==> flow/design.v <==
    localparam ADD     = 4'b0000;
    localparam SUB     = 4'b0001;
    localparam OR      = 4'b0010;
    localparam AND     = 4'b0011;
    localparam XOR     = 4'b0100;
    localparam NOT     = 4'b0101;
    localparam READ    = 4'b0110;
    localparam WRITE   = 4'b0111;
    localparam LOAD    = 4'b1000;
    localparam CMP     = 4'b1001;
    localparam SHIFT   = 4'b1010;
    localparam JMP     = 4'b1011;
    localparam JMPC    = 4'b1100;
    localparam SPECIAL = 4'b1101;
    localparam STACK   = 4'b1110;
    localparam MEM_NOP   = 2'b00;
    localparam MEM_READ  = 2'b01;
    localparam MEM_WRITE = 2'b10;
    localparam CMP_EQ_BIT       = 0;
    localparam CMP_RA_GT_RB_BIT = 1;
    localparam CMP_RB_GT_RA_BIT = 2;
    localparam CMP_RA_ZERO_BIT  = 3;
    localparam CMP_RB_ZERO_BIT  = 4;
    localparam CMP_CODE_EQ       = 3'b000;
    localparam CMP_CODE_RA_GT_RB = 3'b001;
    localparam CMP_CODE_RB_GT_RA = 3'b010;
    localparam CMP_CODE_RA_ZERO  = 3'b011;
    localparam CMP_CODE_RB_ZERO  = 3'b100;
    localparam FETCH         = 10'b0000000001;
    localparam DECODE        = 10'b0000000010;
    localparam REG_READ      = 10'b0000000100;
    localparam EXEC          = 10'b0000001000;
    localparam STORE         = 10'b0000010000;
    localparam REG_WRITE     = 10'b0000100000;
    localparam FETCH_IRQ_NUM = 10'b0001000000;
    localparam SAVE_PC       = 10'b0010000000;
    localparam ENTER_ISR     = 10'b0100000000;
    localparam DECREMENT_SP  = 10'b1000000000;
    localparam RAM_SIZE  = 16'h8000;
    localparam APP       = 16'h0064;
    localparam TIMER1_COUNT         = RAM_SIZE - 10;
    localparam TIMER_ENABLE         = RAM_SIZE - 9;
    localparam UART_1_RW            = RAM_SIZE - 2;
    localparam UART_1_RX_DATA_READY = RAM_SIZE - 1;
    localparam UART_1_TX_READY      = RAM_SIZE;
module alu(input wire I_clk,
    input wire I_reset,
    input wire I_enable,
    input wire[3:0] I_opcode,
    input wire I_opcode_mode,
    input wire[7:0] I_immediate,
    input wire[15:0] I_pc,
    input wire[15:0] I_rA,
    input wire[15:0] I_rB,
    input wire[2:0] I_compare_code,
    input wire I_irq_active,
    output reg[15:0] O_out,
    output reg O_write_rD,
    output reg O_write_pc,
    output reg O_irq_enable,
    output reg[1:0] O_memory_size,
    output reg[1:0] O_memory_mode);
     localparam ADD     = 4'b0000;
    localparam SUB     = 4'b0001;
    localparam OR      = 4'b0010;
    localparam AND     = 4'b0011;
    localparam XOR     = 4'b0100;
    localparam NOT     = 4'b0101;
    localparam READ    = 4'b0110;
    localparam WRITE   = 4'b0111;
    localparam LOAD    = 4'b1000;
    localparam CMP     = 4'b1001;
    localparam SHIFT   = 4'b1010;
    localparam JMP     = 4'b1011;
    localparam JMPC    = 4'b1100;
    localparam SPECIAL = 4'b1101;
    localparam STACK   = 4'b1110;
     localparam MEM_NOP   = 2'b00;
    localparam MEM_READ  = 2'b01;
    localparam MEM_WRITE = 2'b10;
     localparam CMP_EQ_BIT       = 0;
    localparam CMP_RA_GT_RB_BIT = 1;
    localparam CMP_RB_GT_RA_BIT = 2;
    localparam CMP_RA_ZERO_BIT  = 3;
    localparam CMP_RB_ZERO_BIT  = 4;
    localparam CMP_CODE_EQ       = 3'b000;
    localparam CMP_CODE_RA_GT_RB = 3'b001;
    localparam CMP_CODE_RB_GT_RA = 3'b010;
    localparam CMP_CODE_RA_ZERO  = 3'b011;
    localparam CMP_CODE_RB_ZERO  = 3'b100;
localparam OPCODE_MODE_SIGNED = 1'b0;
localparam OPCODE_MODE_UNSIGNED = 1'b1;
localparam OPCODE_MODE_HI = 1'b1;
localparam OPCODE_MODE_LO = 1'b0;
localparam OPCODE_MODE_IMMEDIATE = 1'b1;
reg irq_recover;
always @(posedge I_clk)
begin: ALU
    if (I_reset) begin
        O_irq_enable <= 0;
        irq_recover <= 0;
    end
    else begin
    if (I_enable == 1) begin
        if (I_opcode == ADD)
        begin
            if (I_opcode_mode == OPCODE_MODE_SIGNED)
            begin
                if (I_immediate[0] == 1) begin
                    O_out <= $signed(I_rA) + $signed({{12{I_immediate[4]}}, I_immediate[4:1]});
                end
                else begin
                    O_out <= $signed(I_rA) + $signed(I_rB);
                end
            end
            else begin
                if (I_immediate[0] == 1) begin
                    O_out <= $unsigned(I_rA) + $unsigned({12'b0, I_immediate[4:1]});
                end
                else begin
                    O_out <= $unsigned(I_rA) + $unsigned(I_rB);
                end
            end
            O_write_pc <= 0;
            O_write_rD <= 1;
            O_memory_mode <= MEM_NOP;
            O_memory_size <= 1;
        end
        else if (I_opcode == SUB)
        begin
            if (I_opcode_mode == OPCODE_MODE_SIGNED)
            begin
                if (I_immediate[0] == 1) begin
                    O_out <= $signed(I_rA) - $signed({{12{I_immediate[4]}}, I_immediate[4:1]});
                end
                else begin
                    O_out <= $signed(I_rA) - $signed(I_rB);
                end
            end
            else begin
                if (I_immediate[0] == 1) begin
                    O_out <= $unsigned(I_rA) - $signed({12'b0, I_immediate[4:1]});
                end
                else begin
                    O_out <= $unsigned(I_rA) - $unsigned(I_rB);
                end
            end
            O_write_pc <= 0;
            O_write_rD <= 1;
            O_memory_mode <= MEM_NOP;
            O_memory_size <= 1;
        end
        else if (I_opcode == OR)
        begin
            if (I_opcode_mode == OPCODE_MODE_IMMEDIATE) begin
                O_out <= I_rA | {11'b0, I_immediate[4:0]};
            end 
            else begin 
                O_out <= I_rA | I_rB;
            end
            O_write_pc <= 0;
            O_write_rD <= 1;
            O_memory_mode <= MEM_NOP;
            O_memory_size <= 1;
        end
        else if (I_opcode == AND)
        begin
            if (I_opcode_mode == OPCODE_MODE_IMMEDIATE) begin
                O_out <= I_rA & {11'b0, I_immediate[4:0]};
            end 
            else begin 
                O_out <= I_rA & I_rB;
            end
            O_write_pc <= 0;
            O_write_rD <= 1;
            O_memory_mode <= MEM_NOP;
            O_memory_size <= 1;
        end
        else if (I_opcode == XOR)
        begin
            if (I_opcode_mode == OPCODE_MODE_IMMEDIATE) begin
                O_out <= I_rA ^ {11'b0, I_immediate[4:0]};
            end 
            else begin 
                O_out <= I_rA ^ I_rB;
            end
            O_write_pc <= 0;
            O_write_rD <= 1;
            O_memory_mode <= MEM_NOP;
            O_memory_size <= 1;
        end
        else if (I_opcode == NOT)
        begin
            O_out <= ~I_rA;
            O_write_pc <= 0;
            O_write_rD <= 1;
            O_memory_mode <= MEM_NOP;
            O_memory_size <= 1;
        end
        else if (I_opcode == READ)
        begin
            O_out <= $signed(I_rA) + $signed({{11{I_immediate[4]}}, I_immediate[4:0]});
            O_write_pc <= 0;
            O_write_rD <= 1;
            O_memory_mode <= MEM_READ;
            O_memory_size <= I_opcode_mode == 1 ? 2 : 1;
        end
        else if (I_opcode == WRITE)
        begin
            O_out <= $signed(I_rA) + $signed({{11{I_immediate[4]}}, I_immediate[4:0]});
            O_write_pc <= 0;
            O_write_rD <= 0;
            O_memory_mode <= MEM_WRITE;
            O_memory_size <= I_opcode_mode == 1 ? 2 : 1;
        end
        else if (I_opcode == LOAD)
        begin
            if (I_opcode_mode == OPCODE_MODE_HI)
            begin
                O_out[15:8] <= I_immediate;
                O_out[7:0] <= 0;
            end
            else begin
                O_out[15:8] <= 0;
                O_out[7:0] <= I_immediate;
            end
            O_write_pc <= 0;
            O_write_rD <= 1;
            O_memory_mode <= MEM_NOP;
            O_memory_size <= 1;
        end
        else if (I_opcode == CMP)
        begin
            if (I_opcode_mode == OPCODE_MODE_SIGNED)
            begin
                O_out[CMP_RB_GT_RA_BIT] <= $signed(I_rA) < $signed(I_rB) ? 1 : 0;
                O_out[CMP_RA_GT_RB_BIT] <= $signed(I_rA) > $signed(I_rB) ? 1 : 0;
                O_out[CMP_EQ_BIT]       <= $signed(I_rA) == $signed(I_rB) ? 1 : 0;
                O_out[CMP_RA_ZERO_BIT]  <= $signed(I_rA) == 0 ? 1 : 0;
                O_out[CMP_RB_ZERO_BIT]  <= $signed(I_rB) == 0 ? 1 : 0;
            end
            else
            begin
                O_out[CMP_RB_GT_RA_BIT] <= $unsigned(I_rA) < $unsigned(I_rB) ? 1 : 0;
                O_out[CMP_RA_GT_RB_BIT] <= $unsigned(I_rA) > $unsigned(I_rB) ? 1 : 0;
                O_out[CMP_EQ_BIT]       <= $unsigned(I_rA) == $unsigned(I_rB) ? 1 : 0;
                O_out[CMP_RA_ZERO_BIT]  <= $unsigned(I_rA) == 0 ? 1 : 0;
                O_out[CMP_RB_ZERO_BIT]  <= $unsigned(I_rB) == 0 ? 1 : 0;
            end
            O_out[15:5] <= 0;
            O_write_pc <= 0;
            O_write_rD <= 1;
            O_memory_mode <= MEM_NOP;
            O_memory_size <= 1;
        end
        else if (I_opcode == SHIFT)
        begin
            if (I_opcode_mode == 1) begin
                O_out <= I_rA >> $unsigned(I_immediate);
            end
            else begin
                O_out <= I_rA << $unsigned(I_immediate);
            end
            O_write_pc <= 0;
            O_write_rD <= 1;
            O_memory_mode <= MEM_NOP;
            O_memory_size <= 1;
        end
        else if (I_opcode == JMP)
        begin
            if (I_opcode_mode == 0) begin
                O_out <= $signed(I_pc) + $signed({{8{I_immediate[7]}}, I_immediate});
            end
            else begin
                O_out <= I_rA;
            end
            O_write_pc <= 1;
            O_write_rD <= 0;
            O_memory_mode <= MEM_NOP;
            O_memory_size <= 1;
        end
        else if (I_opcode == JMPC)
        begin
            if (I_opcode_mode == 1) begin
                O_out <= $signed(I_pc) + $signed({{8{I_immediate[4]}}, I_immediate});
            end
            else begin
                O_out <= I_rB;
            end
            O_memory_mode <= MEM_NOP;
            O_memory_size <= 1;
            O_write_rD <= 0;
            if (I_compare_code == CMP_CODE_EQ)
            begin
                O_write_pc <= I_rA[CMP_EQ_BIT] == 1 ? 1 : 0;
            end
            else if(I_compare_code == CMP_CODE_RA_GT_RB)
            begin
                O_write_pc <= I_rA[CMP_RA_GT_RB_BIT] == 1 ? 1 : 0;
            end
            else if(I_compare_code == CMP_CODE_RB_GT_RA)
            begin
                O_write_pc <= I_rA[CMP_RB_GT_RA_BIT] == 1 ? 1 : 0;
            end
            else if(I_compare_code == CMP_CODE_RA_ZERO)
            begin
                O_write_pc <= I_rA[CMP_RA_ZERO_BIT] == 1 ? 1 : 0;
            end
            else if(I_compare_code == CMP_CODE_RB_ZERO)
            begin
                O_write_pc <= I_rA[CMP_RB_ZERO_BIT] == 1 ? 1 : 0;
            end
        end
        else if(I_opcode == SPECIAL)
        begin
            if (I_immediate[2:0] == 3'b000) begin 
                O_out <= I_pc;
                O_memory_mode <= MEM_NOP;
                O_write_rD <= 1;
                O_write_pc <= 0;
                O_memory_size <= 1;
            end
            else if (I_immediate[2:0] == 3'b001) begin 
                O_out <= I_pc;
                O_memory_mode <= MEM_NOP;
                O_write_rD <= 0;
                O_write_pc <= 0;
                O_memory_size <= 1;
                O_irq_enable <= 1;
                irq_recover <= 1;
            end
            else if (I_immediate[2:0] == 3'b010) begin 
                O_out <= I_pc;
                O_memory_mode <= MEM_NOP;
                O_write_rD <= 0;
                O_write_pc <= 0;
                O_memory_size <= 1;
                O_irq_enable <= 0;
                irq_recover <= 0;
            end
            else if (I_immediate[2:0] == 3'b100) begin 
                O_out <= $signed(I_rA) + 2;
                O_memory_mode <= MEM_READ;
                O_write_rD <= 0;
                O_write_pc <= 1;
                O_memory_size <= 2;
                O_irq_enable <= irq_recover;
            end
        end
        else if(I_opcode == STACK)
        begin
            if (I_opcode_mode == 0) begin
                O_out <= $signed(I_rA) - 2;
                O_memory_mode <= MEM_WRITE;
                O_write_rD <= 1;
                O_write_pc <= 0;
                O_memory_size <= 2;
            end 
            else if (I_opcode_mode == 1) begin
                O_out <= $signed(I_rA) + 2;
                O_memory_mode <= MEM_READ;
                O_write_rD <= 1;
                O_write_pc <= 0;
                O_memory_size <= 2;
            end
        end
    end
    if (I_irq_active) begin
        O_irq_enable <= 0;
    end
    end
end
endmodule
module ctrl_unit(input wire I_clk, 
    input wire I_reset,
    /*verilator lint_off UNUSED*/
    input wire[15:0] I_instruction,
    input wire I_mem_ready,
    input wire I_data_ready,
    input wire I_irq_enabled,
    input wire I_irq_active,
    output reg O_irq_ack,
    output reg[9:0] O_state,
    output reg O_execute,
    output reg O_push_pc);
     localparam ADD     = 4'b0000;
    localparam SUB     = 4'b0001;
    localparam OR      = 4'b0010;
    localparam AND     = 4'b0011;
    localparam XOR     = 4'b0100;
    localparam NOT     = 4'b0101;
    localparam READ    = 4'b0110;
    localparam WRITE   = 4'b0111;
    localparam LOAD    = 4'b1000;
    localparam CMP     = 4'b1001;
    localparam SHIFT   = 4'b1010;
    localparam JMP     = 4'b1011;
    localparam JMPC    = 4'b1100;
    localparam SPECIAL = 4'b1101;
    localparam STACK   = 4'b1110;
     localparam FETCH         = 10'b0000000001;
    localparam DECODE        = 10'b0000000010;
    localparam REG_READ      = 10'b0000000100;
    localparam EXEC          = 10'b0000001000;
    localparam STORE         = 10'b0000010000;
    localparam REG_WRITE     = 10'b0000100000;
    localparam FETCH_IRQ_NUM = 10'b0001000000;
    localparam SAVE_PC       = 10'b0010000000;
    localparam ENTER_ISR     = 10'b0100000000;
    localparam DECREMENT_SP  = 10'b1000000000;
reg mem_wait, wait_irq_number, irq_save_pc;
reg[15:0] instr;
always @(posedge I_clk)
begin: CTRL_UNIT
    if (I_reset == 1) 
    begin
        mem_wait <= 0;
        O_state <= 1;
        O_execute <= 0;
        O_irq_ack <= 0;
        O_push_pc <= 0;
        wait_irq_number <= 0;
        irq_save_pc <= 0;
    end
    else if (O_state == FETCH)
    begin
        if (I_mem_ready == 1 && mem_wait == 0)
        begin
            O_execute <= 1;
            mem_wait <= 1;
        end
        else if (mem_wait == 1)
        begin
            O_execute <= 0;
            if (I_data_ready == 1)
            begin
                mem_wait <= 0;
                O_state <= DECODE;
            end
        end
    end
    else if (O_state == DECODE)
    begin
        O_state <= REG_READ;
        instr <= I_instruction;
    end
    else if (O_state == REG_READ)
    begin
        O_state <= EXEC;
    end
    else if (O_state == EXEC)
    begin
        if (instr[15:12] == WRITE || instr[15:12] == READ || (instr[15:12] == SPECIAL && instr[2:0] == 3'b100) || instr[15:12] == STACK)
        begin
            if (I_mem_ready == 1 && mem_wait == 0)
            begin
                O_execute <= 1;
                mem_wait <= 1;
            end
            O_state <= STORE; 
        end
        else 
        begin
            O_state <= REG_WRITE;
        end
    end
    else if (O_state == STORE)
    begin
        if (I_mem_ready == 1 && mem_wait == 0)
        begin
            O_execute <= 1;
            mem_wait <= 1;
        end
        else if (mem_wait == 1)
        begin
            O_execute <= 0;
            if (((instr[15:12] == WRITE || (instr[15:12] == STACK && instr[8] == 0)) && I_mem_ready == 1) 
                || ((instr[15:12] == READ || (instr[15:12] == SPECIAL && instr[2:0] == 3'b100) || (instr[15:12] == STACK && instr[8])) && I_data_ready == 1))
            begin
                mem_wait <= 0;
                O_state <= REG_WRITE;
            end
        end
    end
    else if (O_state == REG_WRITE)
    begin
        if ((instr[15:12] == STACK && instr[8]) || (instr[15:12] == SPECIAL && instr[2:0] == 3'b100)) begin
            O_state <= DECREMENT_SP;
        end
        else begin
if (I_irq_enabled && I_irq_active && irq_save_pc == 0) begin
                O_irq_ack <= 1;
                O_state <= FETCH_IRQ_NUM;
            end
            else if (irq_save_pc == 1) begin
                irq_save_pc <= 0;
                O_push_pc <= 0;
                O_state <= ENTER_ISR;
            end
            else begin
                O_state <= FETCH;
            end
        end
    end
    else if (O_state == FETCH_IRQ_NUM) begin
        O_irq_ack <= 0;
        if (wait_irq_number == 1) begin
            O_state <= SAVE_PC;
            wait_irq_number <= 0;
        end
        else begin
            wait_irq_number <= 1;
        end
    end
    else if (O_state == SAVE_PC) begin
        irq_save_pc <= 1;
        O_push_pc <= 1;
        O_irq_ack <= 0;
        O_state <= DECODE;
    end
    else if (O_state == ENTER_ISR) begin
        O_state <= FETCH;
    end
    else if (O_state == DECREMENT_SP) begin
        if (I_irq_enabled && I_irq_active && irq_save_pc == 0) begin
            O_irq_ack <= 1;
            O_state <= FETCH_IRQ_NUM;
        end
        else if (irq_save_pc == 1) begin
            irq_save_pc <= 0;
            O_push_pc <= 0;
            O_state <= ENTER_ISR;
        end
        else begin
            O_state <= FETCH;
        end
    end
end
endmodule
module decoder(input wire I_clk,
    input wire I_reset, 
    input wire I_enable,
    input wire[15:0] I_instruction,
    output reg [3:0] O_opcode,
    output reg[2:0] O_rD_select,
    output reg[1:0] O_rD_write_pos,
    output reg[2:0] O_rA_select,
    output reg[2:0] O_rB_select,
    output reg[7:0] O_immediate,
    output reg O_mode);
     localparam ADD     = 4'b0000;
    localparam SUB     = 4'b0001;
    localparam OR      = 4'b0010;
    localparam AND     = 4'b0011;
    localparam XOR     = 4'b0100;
    localparam NOT     = 4'b0101;
    localparam READ    = 4'b0110;
    localparam WRITE   = 4'b0111;
    localparam LOAD    = 4'b1000;
    localparam CMP     = 4'b1001;
    localparam SHIFT   = 4'b1010;
    localparam JMP     = 4'b1011;
    localparam JMPC    = 4'b1100;
    localparam SPECIAL = 4'b1101;
    localparam STACK   = 4'b1110;
always @(posedge I_clk)
begin: decoder
    if (I_enable == 1 && I_reset == 0)
    begin
        O_opcode    <= I_instruction[15:12];
        O_rD_select <= I_instruction[11:9];
        O_rA_select <= I_instruction[7:5];
        O_rB_select <= I_instruction[4:2];
        O_mode      <= I_instruction[8];
        if (I_instruction[15:12] == WRITE)
        begin
            O_immediate <= {{3{I_instruction[11]}}, I_instruction[11:9], I_instruction[1:0]}; 
            O_rD_write_pos <= 0;
        end
        else if(I_instruction[15:12] == LOAD || I_instruction[15:12] == JMP)
        begin
            O_immediate <= I_instruction[7:0];
            if (I_instruction[8] == 0) begin
                O_rD_write_pos <= 1;
            end
            else begin
                O_rD_write_pos <= 2;
            end
        end
        else begin
            O_immediate <= {{3{I_instruction[4]}}, I_instruction[4:0]};
            O_rD_write_pos <= 0;
        end
    end
end
endmodule
module mem_ctrl(input wire I_clk,
    input wire I_reset, 
    input wire I_exec,
    input wire I_write,
    input wire[1:0] I_size,
    input wire[15:0] I_addr, 
    input wire[15:0] I_data,
    input wire MEM_ready,
    input wire[15:0] MEM_data_in,
    input wire MEM_data_ready,
    output reg[15:0] O_data, 
    output reg O_data_ready,
    output reg O_ready,
    output reg MEM_exec,
    output reg MEM_write,
    output reg[15:0] MEM_addr,
    output reg[1:0] MEM_size,
    output reg[15:0] MEM_data_out);
reg[1:0] state;
always @(*)
begin
    MEM_addr = I_addr;
    MEM_write = I_write;
    MEM_size = I_size;
    MEM_data_out = I_data;
    O_data = MEM_data_in;
    if (state == 0)
    begin
        O_ready = MEM_ready && !I_exec;
    end
    else
    begin
        O_ready = 0;
    end
end
always @(posedge I_clk)
begin: MEM_CTRL
    if (I_reset == 1) begin
        state <= 0;
        MEM_exec <= 0;
        O_data_ready <= 0;
    end
    else begin
        if (state == 0 && I_exec == 1 && MEM_ready == 1) 
        begin
            O_data_ready <= 0;
            MEM_exec <= 1;
            if (I_write == 1) 
            begin
                state <= 2;
            end
            else
            begin
                state <= 1;
            end
        end
        else if (state == 1)
        begin
            MEM_exec <= 0;
            if (MEM_data_ready == 1)
            begin
                O_data_ready <= 1;
                state <= 2;  
            end
        end
        else if (state == 2)
        begin
            MEM_exec <= 0;
            O_data_ready <= 0;
            if (MEM_ready == 1)
            begin
                state <= 0;
            end
        end
    end
end
endmodule
module pc(input wire I_clk,
    input wire I_reset,
    input wire I_enable,
    input wire[15:0] I_in,
    input wire I_write,
    output reg[15:0] O_out);
always @(posedge I_clk)
begin: PC
    if (I_reset == 1) begin
        O_out <= 0;
    end
    else if (I_enable == 1)
    begin
        if (I_write == 1)
        begin
            O_out <= I_in;
        end
        else begin
            O_out <= O_out + 2;
        end
    end
end
endmodule
module register(input wire I_clk,
    input wire I_reset, 
    input wire I_enable,
    input wire[2:0] I_rD_select,
    input wire[2:0] I_rA_select,
    input wire[2:0] I_rB_select,
    input wire[15:0] I_rD_in,
    input wire I_rD_write,
    input wire[1:0] I_rD_write_pos,
    output reg[15:0] O_rA_out,
    output reg[15:0] O_rB_out);
reg[15:0] registers[0:7];
integer i;
always @(posedge I_clk)
begin: register
    if (I_reset) begin
        for (i=0; i < 8; i=i+1) begin
            registers[i] <= 0;
        end
    end
    else if (I_enable == 1)
    begin
        O_rA_out <= registers[I_rA_select];
        O_rB_out <= registers[I_rB_select];
        if (I_rD_write == 1)
        begin
            if (I_rD_write_pos == 0) begin
                registers[I_rD_select] <= I_rD_in;
            end
            else if (I_rD_write_pos == 1) begin
                registers[I_rD_select][7:0] <= I_rD_in[7:0];
            end
            else if(I_rD_write_pos == 2) begin
                registers[I_rD_select][15:8] <= I_rD_in[15:8];
            end
        end
    end
end
endmodule
module core(input wire I_clk, 
    input wire I_reset,
    input wire I_irq_active,
    input wire MEM_ready,
    input wire[15:0] MEM_data_in, 
    input wire MEM_data_ready,
    output reg O_irq_ack,
    output reg MEM_exec, 
    output reg MEM_write,
    output reg[1:0] MEM_size, 
    output reg[15:0] MEM_addr, 
    output reg[15:0] MEM_data_out);
     localparam ADD     = 4'b0000;
    localparam SUB     = 4'b0001;
    localparam OR      = 4'b0010;
    localparam AND     = 4'b0011;
    localparam XOR     = 4'b0100;
    localparam NOT     = 4'b0101;
    localparam READ    = 4'b0110;
    localparam WRITE   = 4'b0111;
    localparam LOAD    = 4'b1000;
    localparam CMP     = 4'b1001;
    localparam SHIFT   = 4'b1010;
    localparam JMP     = 4'b1011;
    localparam JMPC    = 4'b1100;
    localparam SPECIAL = 4'b1101;
    localparam STACK   = 4'b1110;
     localparam FETCH         = 10'b0000000001;
    localparam DECODE        = 10'b0000000010;
    localparam REG_READ      = 10'b0000000100;
    localparam EXEC          = 10'b0000001000;
    localparam STORE         = 10'b0000010000;
    localparam REG_WRITE     = 10'b0000100000;
    localparam FETCH_IRQ_NUM = 10'b0001000000;
    localparam SAVE_PC       = 10'b0010000000;
    localparam ENTER_ISR     = 10'b0100000000;
    localparam DECREMENT_SP  = 10'b1000000000;
     localparam MEM_NOP   = 2'b00;
    localparam MEM_READ  = 2'b01;
    localparam MEM_WRITE = 2'b10;
    localparam RAM_SIZE  = 16'h8000;
    localparam APP       = 16'h0064;
    localparam TIMER1_COUNT         = RAM_SIZE - 10;
    localparam TIMER_ENABLE         = RAM_SIZE - 9;
    localparam UART_1_RW            = RAM_SIZE - 2;
    localparam UART_1_RX_DATA_READY = RAM_SIZE - 1;
    localparam UART_1_TX_READY      = RAM_SIZE;
localparam PUSH_PC_INSTRUCTION = {STACK, 4'b1110, {3{1'b1}}, 5'b00001};
reg alu_enable, decoder_enable, register_enable, pc_enable, mem_enable;
wire push_pc;
reg write_rD, pc_write, mem_write;
wire alu_pc_write, mem_ready, mem_execute, mem_data_ready, alu_write_rD, mode, irq_ack, alu_irq_enable;
wire[1:0] rD_write_pos;
reg[1:0] memory_mode, memory_size, alu_memory_size;
reg[2:0] reg_rD_select, rD_select, rA_select, rB_select;
reg[3:0] opcode;
reg[7:0] immediate;
reg[15:0] irq_number, pc_out, pc_in, rA_out, rB_out, alu_out, register_in, instruction, mem_addr, mem_data_in, mem_data_out;
/*verilator lint_off UNUSED*/
reg[9:0] state;
reg read_irq_number;
reg[15:0] instruction_q;
alu alu(.I_clk(I_clk),
    .I_reset(I_reset), 
    .I_enable(alu_enable),
    .I_opcode(opcode),
    .I_opcode_mode(mode),
    .I_immediate(immediate),
    .I_pc(pc_out),
    .I_rA(rA_out),
    .I_rB(rB_out),
    .I_compare_code(rD_select),
    .I_irq_active(irq_ack),
    .O_memory_mode(memory_mode),
    .O_memory_size(alu_memory_size),
    .O_out(alu_out),
    .O_write_rD(alu_write_rD),
    .O_write_pc(alu_pc_write),
    .O_irq_enable(alu_irq_enable));
ctrl_unit ctrl_unit(.I_clk(I_clk),
    .I_reset(I_reset),
    .I_irq_active(I_irq_active),
    .I_irq_enabled(alu_irq_enable), 
    .I_instruction(instruction),
    .I_mem_ready(mem_ready),
    .I_data_ready(mem_data_ready),
    .O_irq_ack(irq_ack),
    .O_state(state),
    .O_execute(mem_execute),
    .O_push_pc(push_pc));
decoder decoder(.I_clk(I_clk), 
    .I_reset(I_reset), 
    .I_enable(decoder_enable),
    .I_instruction(instruction),
    .O_opcode(opcode),
    .O_rD_select(rD_select),
    .O_rD_write_pos(rD_write_pos),
    .O_rA_select(rA_select),
    .O_rB_select(rB_select),
    .O_immediate(immediate),
    .O_mode(mode));
mem_ctrl mem_ctrl(.I_clk(I_clk), 
    .I_reset(I_reset), 
    .I_exec(mem_execute),
    .I_write(mem_write),
    .I_size(memory_size),
    .I_addr(mem_addr),
    .I_data(mem_data_in),
    .O_data(mem_data_out),
    .O_data_ready(mem_data_ready),
    .O_ready(mem_ready),
    .MEM_ready(MEM_ready),
    .MEM_exec(MEM_exec),
    .MEM_write(MEM_write),
    .MEM_size(MEM_size),
    .MEM_addr(MEM_addr),
    .MEM_data_out(MEM_data_out),
    .MEM_data_in(MEM_data_in),
    .MEM_data_ready(MEM_data_ready));
register register(.I_clk(I_clk), 
    .I_reset(I_reset), 
    .I_enable(register_enable),
    .I_rD_write(write_rD),
    .I_rD_select(reg_rD_select),
    .I_rD_write_pos(rD_write_pos),
    .I_rA_select(rA_select),
    .I_rB_select(rB_select),
    .O_rA_out(rA_out),
    .O_rB_out(rB_out),
    .I_rD_in(register_in));
pc pc(.I_clk(I_clk),
    .I_reset(I_reset), 
    .I_in(pc_in),
    .I_enable(pc_enable),
    .I_write(pc_write),
    .O_out(pc_out));
always @(posedge I_clk)
begin: INSTRUCTION_HOLD
    if (state == DECODE) begin
        instruction_q <= instruction;
    end
end
always @(posedge I_clk)
begin: IRQ_READ_NUMBER
    if (I_reset == 1) begin
        read_irq_number <= 0;
    end
    else if (irq_ack == 1) begin
        read_irq_number <= 1;
    end
    if (read_irq_number == 1) begin
        irq_number <= MEM_data_in;
        read_irq_number <= 0;
    end
end
always @(*)
begin
    begin
        if (state == DECODE) begin
            instruction = push_pc ? PUSH_PC_INSTRUCTION : MEM_data_in; 
        end
        else begin
            instruction = instruction_q;
        end
        decoder_enable = state == DECODE;
        register_enable = (state == REG_READ) || (state == REG_WRITE) || (state == DECREMENT_SP);
        alu_enable = state == EXEC;
        mem_enable = (state == STORE) || (state == SAVE_PC);
        pc_enable = (state == REG_WRITE) || (state == ENTER_ISR);
        mem_data_in = (opcode == STACK && instruction[0] == 1) ? pc_out : rB_out;
        write_rD = ((state == REG_WRITE) && alu_write_rD) || (state == DECREMENT_SP);
        memory_size = (state == FETCH) ? 2 : alu_memory_size;
        O_irq_ack = irq_ack;
        if (state != FETCH && ((opcode == SPECIAL && instruction[2:0] == 3'b100) || (opcode == STACK && instruction[8] == 1))) begin
            mem_addr = rA_out;
        end
        else begin
            mem_addr = mem_enable ? alu_out : pc_out;
        end
        if (state == DECREMENT_SP) begin
            reg_rD_select = rA_select;
        end
        else begin
            reg_rD_select = rD_select;
        end
        if (state == ENTER_ISR) begin
            pc_in = APP + irq_number * 2;
            pc_write = 1;
        end
        else if (instruction[15:12] == SPECIAL && instruction[2:0] == 3'b100) begin
            pc_in = mem_data_out;
            pc_write = 1;
        end
        else begin
            pc_in = alu_out;
            pc_write = alu_pc_write;
        end
        if (memory_mode == MEM_READ && state != DECREMENT_SP) begin
            register_in = mem_data_out;
        end
        else begin
            register_in = alu_out;
        end
        if (mem_enable && memory_mode == MEM_WRITE)
        begin
            mem_write = 1;
        end
        else begin
            mem_write = 0;
        end
    end
end
endmodule
# --- Step by step through the tools: core ---
# What the tools print for core, step after step.
# Lines are those of the file above, counted from 1.
# Operators: Yosys type, input widths -> output width; for muxes data width and select width s.
setup:
  top_module: "core"
  clock_port: "I_clk"
  library: "sky130hd"
  pvt_corner: "tt_025C_1v80"

# --- Word level ---
# Source: Yosys, flattened and elaborated, memories not mapped. Widths are those after wreduce. Registers that Yosys merges into a memory's read port (data or address) are not register bits. Print and check cells do not count.
# Yosys's memory passes give these memory sizes; they may raise the number of words (mostly to a power of two), join words into wider ones and drop unused or constant bits.
op_classes:
  n_addsub: 15
  multipliers: 0
  div_mod_pow: 0
  cmp: 4
  equal: 70
  n_shift: 2
  muxes: 436
  logic: 34
  n_reduce_logical: 75
ops:
  columns: ["cell", "count"]
  rows:
  - ["$mux 16", 24]
  - ["$mux 8", 37]
  - ["$mux 1", 285]
  - ["$mux 10", 19]
  - ["$mux 3", 34]
  - ["$mux 2", 35]
  - ["$logic_not 32->1", 2]
  - ["$eq 4x4->1 const B", 12]
  - ["$reduce_and 17->1", 2]
  - ["$add 16x16->16", 2]
  - ["$sub 16x16->16", 2]
  - ["$gt 16x16->1", 2]
  - ["$lt 16x16->1", 2]
  - ["$eq 16x16->1", 2]
  - ["$add 16x4->16", 2]
  - ["$sub 16x4->16", 2]
  - ["$logic_not 16->1", 2]
  - ["$eq 4x3->1 const B", 7]
  - ["$not 1->1", 25]
  - ["$logic_and 1x1->1", 20]
  - ["$ne 18x5->1 const B", 1]
  - ["$ne 18x6->1 const B", 1]
  - ["$and 16x16->16", 1]
  - ["$or 16x16->16", 1]
  - ["$xor 16x16->16", 1]
  - ["$add 16x2->16 const B", 1]
  - ["$add 16x3->16 const B", 1]
  - ["$sub 16x3->16 const B", 1]
# Not listed: further kinds 62, cells in them 110.
word_totals:
  reg_bits: 132
  latchBits: 0
  ramBits: 128
  rom_bits: 0
  mem_count: 1
  output_inout_bits: 37
  word_cells: 673
mem_list:
  columns: ["name", "words", "word_bits", "line_no", "rtl"]
  rows:
  - ["register.registers", 8, 16, 708, "reg[15:0] registers[0:7];"]

# --- Logic depth ---
# Longest topological path by Yosys (ltp), each cell counted once; first at word level (registers and memories cut), then after technology mapping (sequential cells cut; the memories' decode and read muxes count).
depth:
  depth_word: 19
  abc_area: 0
  ltp_mapped: 14

# --- Mapped cells and area ---
# Yosys stat after the flow's synthesis: flattened, memories mapped to cells. It holds for the ABC_AREA given above (unset counts as 0); a run with the other value may have another netlist.
# The area totals of this step are shown rounded.
by_type:
  columns: ["cell", "count"]
  rows:
  - ["sky130_fd_sc_hd__edfxtp_1", 241]
  - ["sky130_fd_sc_hd__mux4_2", 84]
  - ["sky130_fd_sc_hd__ha_1", 113]
  - ["sky130_fd_sc_hd__nor2_1", 325]
  - ["sky130_fd_sc_hd__a21oi_1", 190]
  - ["sky130_fd_sc_hd__nand2_1", 248]
  - ["sky130_fd_sc_hd__dfxtp_1", 45]
  - ["sky130_fd_sc_hd__xnor2_1", 101]
  - ["sky130_fd_sc_hd__o21ai_0", 173]
  - ["sky130_fd_sc_hd__mux2i_1", 73]
  - ["sky130_fd_sc_hd__mux2_2", 46]
  - ["sky130_fd_sc_hd__clkbuf_1", 109]
  - ["sky130_fd_sc_hd__inv_1", 102]
  - ["sky130_fd_sc_hd__nor3_1", 76]
  - ["sky130_fd_sc_hd__a211oi_1", 49]
  - ["sky130_fd_sc_hd__nand3_1", 63]
  - ["sky130_fd_sc_hd__nand2b_1", 37]
  - ["sky130_fd_sc_hd__a31oi_1", 35]
# Other cell types: 71; their cells: 587.
mapped:
  mapped_cells: 2697
  yosys_area_um2: 24000
  sequential_area_um2: 8100
  ff_cells: 286
  buf_cells: 192
# By module: a second synthesis without flattening, with its own total; a netlist apart from the flattened one above.
hier_totals:
  cells_unflattened: 2833
  hier_area_um2: 27000
# Rows give one instance, submodules left out.
modules:
  columns: ["mod", "instances", "cells", "area_um2", "seq_area_um2"]
  rows:
  - ["alu", 1, 1635, 12000, 700]
  - ["register", 1, 477, 8000, 4800]
  - ["core", 1, 299, 3000, 950]
  - ["ctrl_unit", 1, 172, 1500, 560]
  - ["pc", 1, 126, 1000, 320]
  - ["decoder", 1, 50, 870, 720]
  - ["mem_ctrl", 1, 74, 590, 100]

# --- Timing after synthesis ---
# OpenSTA on the mapped netlist: ideal clock, no wires. The path of least setup slack (recovery checks aside). Input and output delay are each 20% of the period. Register names are those of the netlist, which keeps one name where synthesis merged equal registers.
synth_timing:
  path_type: "input-to-output"
  start: "input port MEM_data_in[1]"
  end: "output port MEM_addr[5]"
  tclk_ns: 7.0
  in_delay_ns: 1.400
  output_delay_ns: 1.400
  arrival_time_ns: 2.817
  required_time_ns: 5.600
  path_slack_ns: 2.783
  path_delay_ns: 1.417
  stages: 7
  n_path_buf: 1
  synth_period_reached_ns: 4.217
# "path_delay_ns" is the arrival time less input delay plus setup time.
# A path that ends at an output port has no setup time.
# "stages": output pins that drive a net of the path, with the launching flip-flop's if there is one; two outputs of one cell count as two.
# "synth_period_reached_ns" is the clock period less the worst setup slack; recovery checks do not enter. This is arithmetic on one report: input and output delays are still those of the set period (20% each).
# Between the ends stands the longest chain of elaborated cells between them, by number of cells; it is not shown to be the way that was timed. Of several equally long chains one is given.
# Each line given opens the expression or statement behind the cell; cells for indexed reads and writes are added by Yosys, which also makes memories of some case tables.
synth_between:
  path_cell_list: "sky130_fd_sc_hd__a22o_1 -> sky130_fd_sc_hd__nor3_1 -> sky130_fd_sc_hd__a22oi_1 -> sky130_fd_sc_hd__nor3_1 -> sky130_fd_sc_hd__clkbuf_1 -> sky130_fd_sc_hd__nand2_1 -> sky130_fd_sc_hd__o21ai_0"
  elab_chain_len: 7
  cone_cells: 7
  cone_classes: "1 x eq/ne; 3 x mux; 3 x reduce/logical"
synth_rtl:
  columns: ["element", "line_no", "rtl"]
  rows:
  - ["start, declared", 740, "input wire[15:0] MEM_data_in,"]
  - ["$mux 16", 895, "instruction = push_pc ? PUSH_PC_INSTRUCTION : MEM_data_in;"]
  - ["$mux 16", 894, "if (state == DECODE) begin"]
  - ["$eq 3x3->1", 909, "if (state != FETCH && ((opcode == SPECIAL && instruction[2:0] == 3'b100) || (opcode == STACK && instruction[8] ..."]
  - ["$logic_and 1x1->1", 909, null]
  - ["$logic_or 1x1->1", 909, null]
  - ["$logic_and 1x1->1", 909, null]
  - ["$mux 16", 909, null]
  - ["end, declared", 746, "output reg[15:0] MEM_addr,"]

# --- Path in the finished layout ---
# From the final timing report of flow run 1: the path of least setup slack in the routed layout; clock arrival at registers is part of the times.
layout_timing:
  path_type: "reg-to-output"
  start: "register ctrl_unit.O_state"
  end: "output port MEM_addr[14]"
  tclk_ns: 5.48
  output_delay_ns: 1.10
  arrival_time_ns: 3.90
  required_time_ns: 4.38
  path_slack_ns: 0.48
  stages: 10
  n_path_buf: 2
# Where an end lacks its bit number, it is one bit of the signal, or one of the new flip-flops if synthesis recoded a state register.
# At most two assigning lines are given for a register; there are more.
layout_between:
  path_cell_list: "sky130_fd_sc_hd__dfxtp_1 -> sky130_fd_sc_hd__nand2b_1 -> sky130_fd_sc_hd__o22a_1 -> sky130_fd_sc_hd__nor3_1 -> sky130_fd_sc_hd__a22oi_1 -> sky130_fd_sc_hd__nor3_2 -> sky130_fd_sc_hd__buf_4 -> sky130_fd_sc_hd__nand2_1 -> sky130_fd_sc_hd__o21ai_0 -> sky130_fd_sc_hd__clkdlybuf4s50_1"
layout_rtl:
  columns: ["element", "line_no", "rtl"]
  rows:
  - ["start, declared", 383, "output reg[9:0] O_state,"]
  - ["start, assigned", 418, "O_state <= 1;"]
  - ["start, assigned", 438, "O_state <= DECODE;"]
  - ["end, declared", 746, "output reg[15:0] MEM_addr,"]
# Chain of elaborated cells between the ends: none given.
# Nets of the timed path that keep an RTL name, with a line that drives or declares them; the list need not be complete.
layout_nets:
  columns: ["net", "line_no", "rtl"]
  rows:
  - ["ctrl_unit.I_instruction[0]", 894, "if (state == DECODE) begin"]

Subject: core on sky130hd, stored results

Hello all,

Settings and measured results of 3 stored flow runs for module core (sky130hd), not sorted in any way. The constraints put input and output delay at 20% of the set period each and load the outputs with 0.01 pF.
"period_less_ws_ns" means the clock period less the worst setup slack. The figure is calculated, with input and output delays left at 20% of the set period.
"worst_path_ns": the worst setup path's part of the clock period (all of it between registers, 20% less for each end at a port) less its slack. A launch clock that arrives late makes it longer, a capture clock that arrives late makes it shorter.
By "total_power_w" is meant OpenSTA's value without simulated activity: inputs other than the clock are taken to toggle once in ten clock periods, and the tool carries that through the logic.
The results are shown rounded.

--- flow run 1 ---
==> flow/run.sh <==
#!/bin/bash
# the make line also repeats the synthesis and layout settings of config.mk as NAME=value (left out here)
make -C /OpenROAD-flow-scripts/flow DESIGN_CONFIG=/design/flow/config.mk WORK_HOME=/design/flow/orfs CLKGATE_MAP_FILE= finish
==> flow/config.mk <==
export PLATFORM = sky130hd
export DESIGN_NAME = core
export DESIGN_NICKNAME = core
export VERILOG_FILES = /design/flow/design.v
export SDC_FILE = /design/flow/constraint.sdc
export NUM_CORES = 4
export LEC_CHECK = 0
export CAP_MARGIN = 20
export CORE_MARGIN = 2
export CORE_UTILIZATION = 40
export SLEW_MARGIN = 20
==> flow/constraint.sdc <==
create_clock -name core_clock -period 5.48 [get_ports {I_clk}]
set_input_delay 1.0960 -clock core_clock [delete_from_list [all_inputs] [get_ports {I_clk}]]
set_output_delay 1.0960 -clock core_clock [all_outputs]
set_load 0.01 [all_outputs]

==> results, as YAML <==
results:
  setup_worst_slack_ns: 0.48
  yosys_chip_area_um2: 24000
  worst_path_ns: 3.90
  worst_path_kind: "reg-to-output"
  total_power_w: 0.0048
  post_route_stdcell_area_um2: 27000
  hold_worst_slack_ns: 0.46
  fin_tns_ns: 0.000
  period_less_ws_ns: 5.001
  post_route_util_pct: 45
  design.die.area_um2: 63000

--- flow run 2 ---
==> flow/run.sh <==
#!/bin/bash
# the make line also repeats the synthesis and layout settings of config.mk as NAME=value (left out here)
make -C /OpenROAD-flow-scripts/flow DESIGN_CONFIG=/design/flow/config.mk WORK_HOME=/design/flow/orfs CLKGATE_MAP_FILE= finish
==> flow/config.mk <==
export PLATFORM = sky130hd
export DESIGN_NAME = core
export DESIGN_NICKNAME = core
export VERILOG_FILES = /design/flow/design.v
export SDC_FILE = /design/flow/constraint.sdc
export NUM_CORES = 4
export LEC_CHECK = 0
export CAP_MARGIN = 20
export CORE_MARGIN = 2
export CORE_UTILIZATION = 40
export SLEW_MARGIN = 20
==> flow/constraint.sdc <==
create_clock -name core_clock -period 7.08 [get_ports {I_clk}]
set_input_delay 1.4160 -clock core_clock [delete_from_list [all_inputs] [get_ports {I_clk}]]
set_output_delay 1.4160 -clock core_clock [all_outputs]
set_load 0.01 [all_outputs]

==> results, as YAML <==
results:
  period_less_ws_ns: 5.392
  setup_worst_slack_ns: 1.7
  worst_path_ns: 2.56
  worst_path_kind: "input-to-output"
  post_route_stdcell_area_um2: 27000
  post_route_util_pct: 44
  design.die.area_um2: 63000
  fin_tns_ns: 0.000
  yosys_chip_area_um2: 24000
  total_power_w: 0.0037
  hold_worst_slack_ns: 0.46

--- flow run 3 ---
==> flow/run.sh <==
#!/bin/bash
# the make line also repeats the synthesis and layout settings of config.mk as NAME=value (left out here)
make -C /OpenROAD-flow-scripts/flow DESIGN_CONFIG=/design/flow/config.mk WORK_HOME=/design/flow/orfs CLKGATE_MAP_FILE= finish
==> flow/config.mk <==
export PLATFORM = sky130hd
export DESIGN_NAME = core
export DESIGN_NICKNAME = core
export VERILOG_FILES = /design/flow/design.v
export SDC_FILE = /design/flow/constraint.sdc
export NUM_CORES = 4
export LEC_CHECK = 0
export CAP_MARGIN = 20
export CELL_PAD_IN_SITES_DETAIL_PLACEMENT = 0
export CORE_MARGIN = 9
export CORE_UTILIZATION = 39
export MIN_ROUTING_LAYER = met2
export PLACE_DENSITY = 0.8
export SLEW_MARGIN = 20
==> flow/constraint.sdc <==
create_clock -name core_clock -period 3.06 [get_ports {I_clk}]
set_input_delay 0.6120 -clock core_clock [delete_from_list [all_inputs] [get_ports {I_clk}]]
set_output_delay 0.6120 -clock core_clock [all_outputs]
set_load 0.01 [all_outputs]

==> results, as YAML <==
outcome: "incomplete, routing halted on GRT-0116"

Thanks
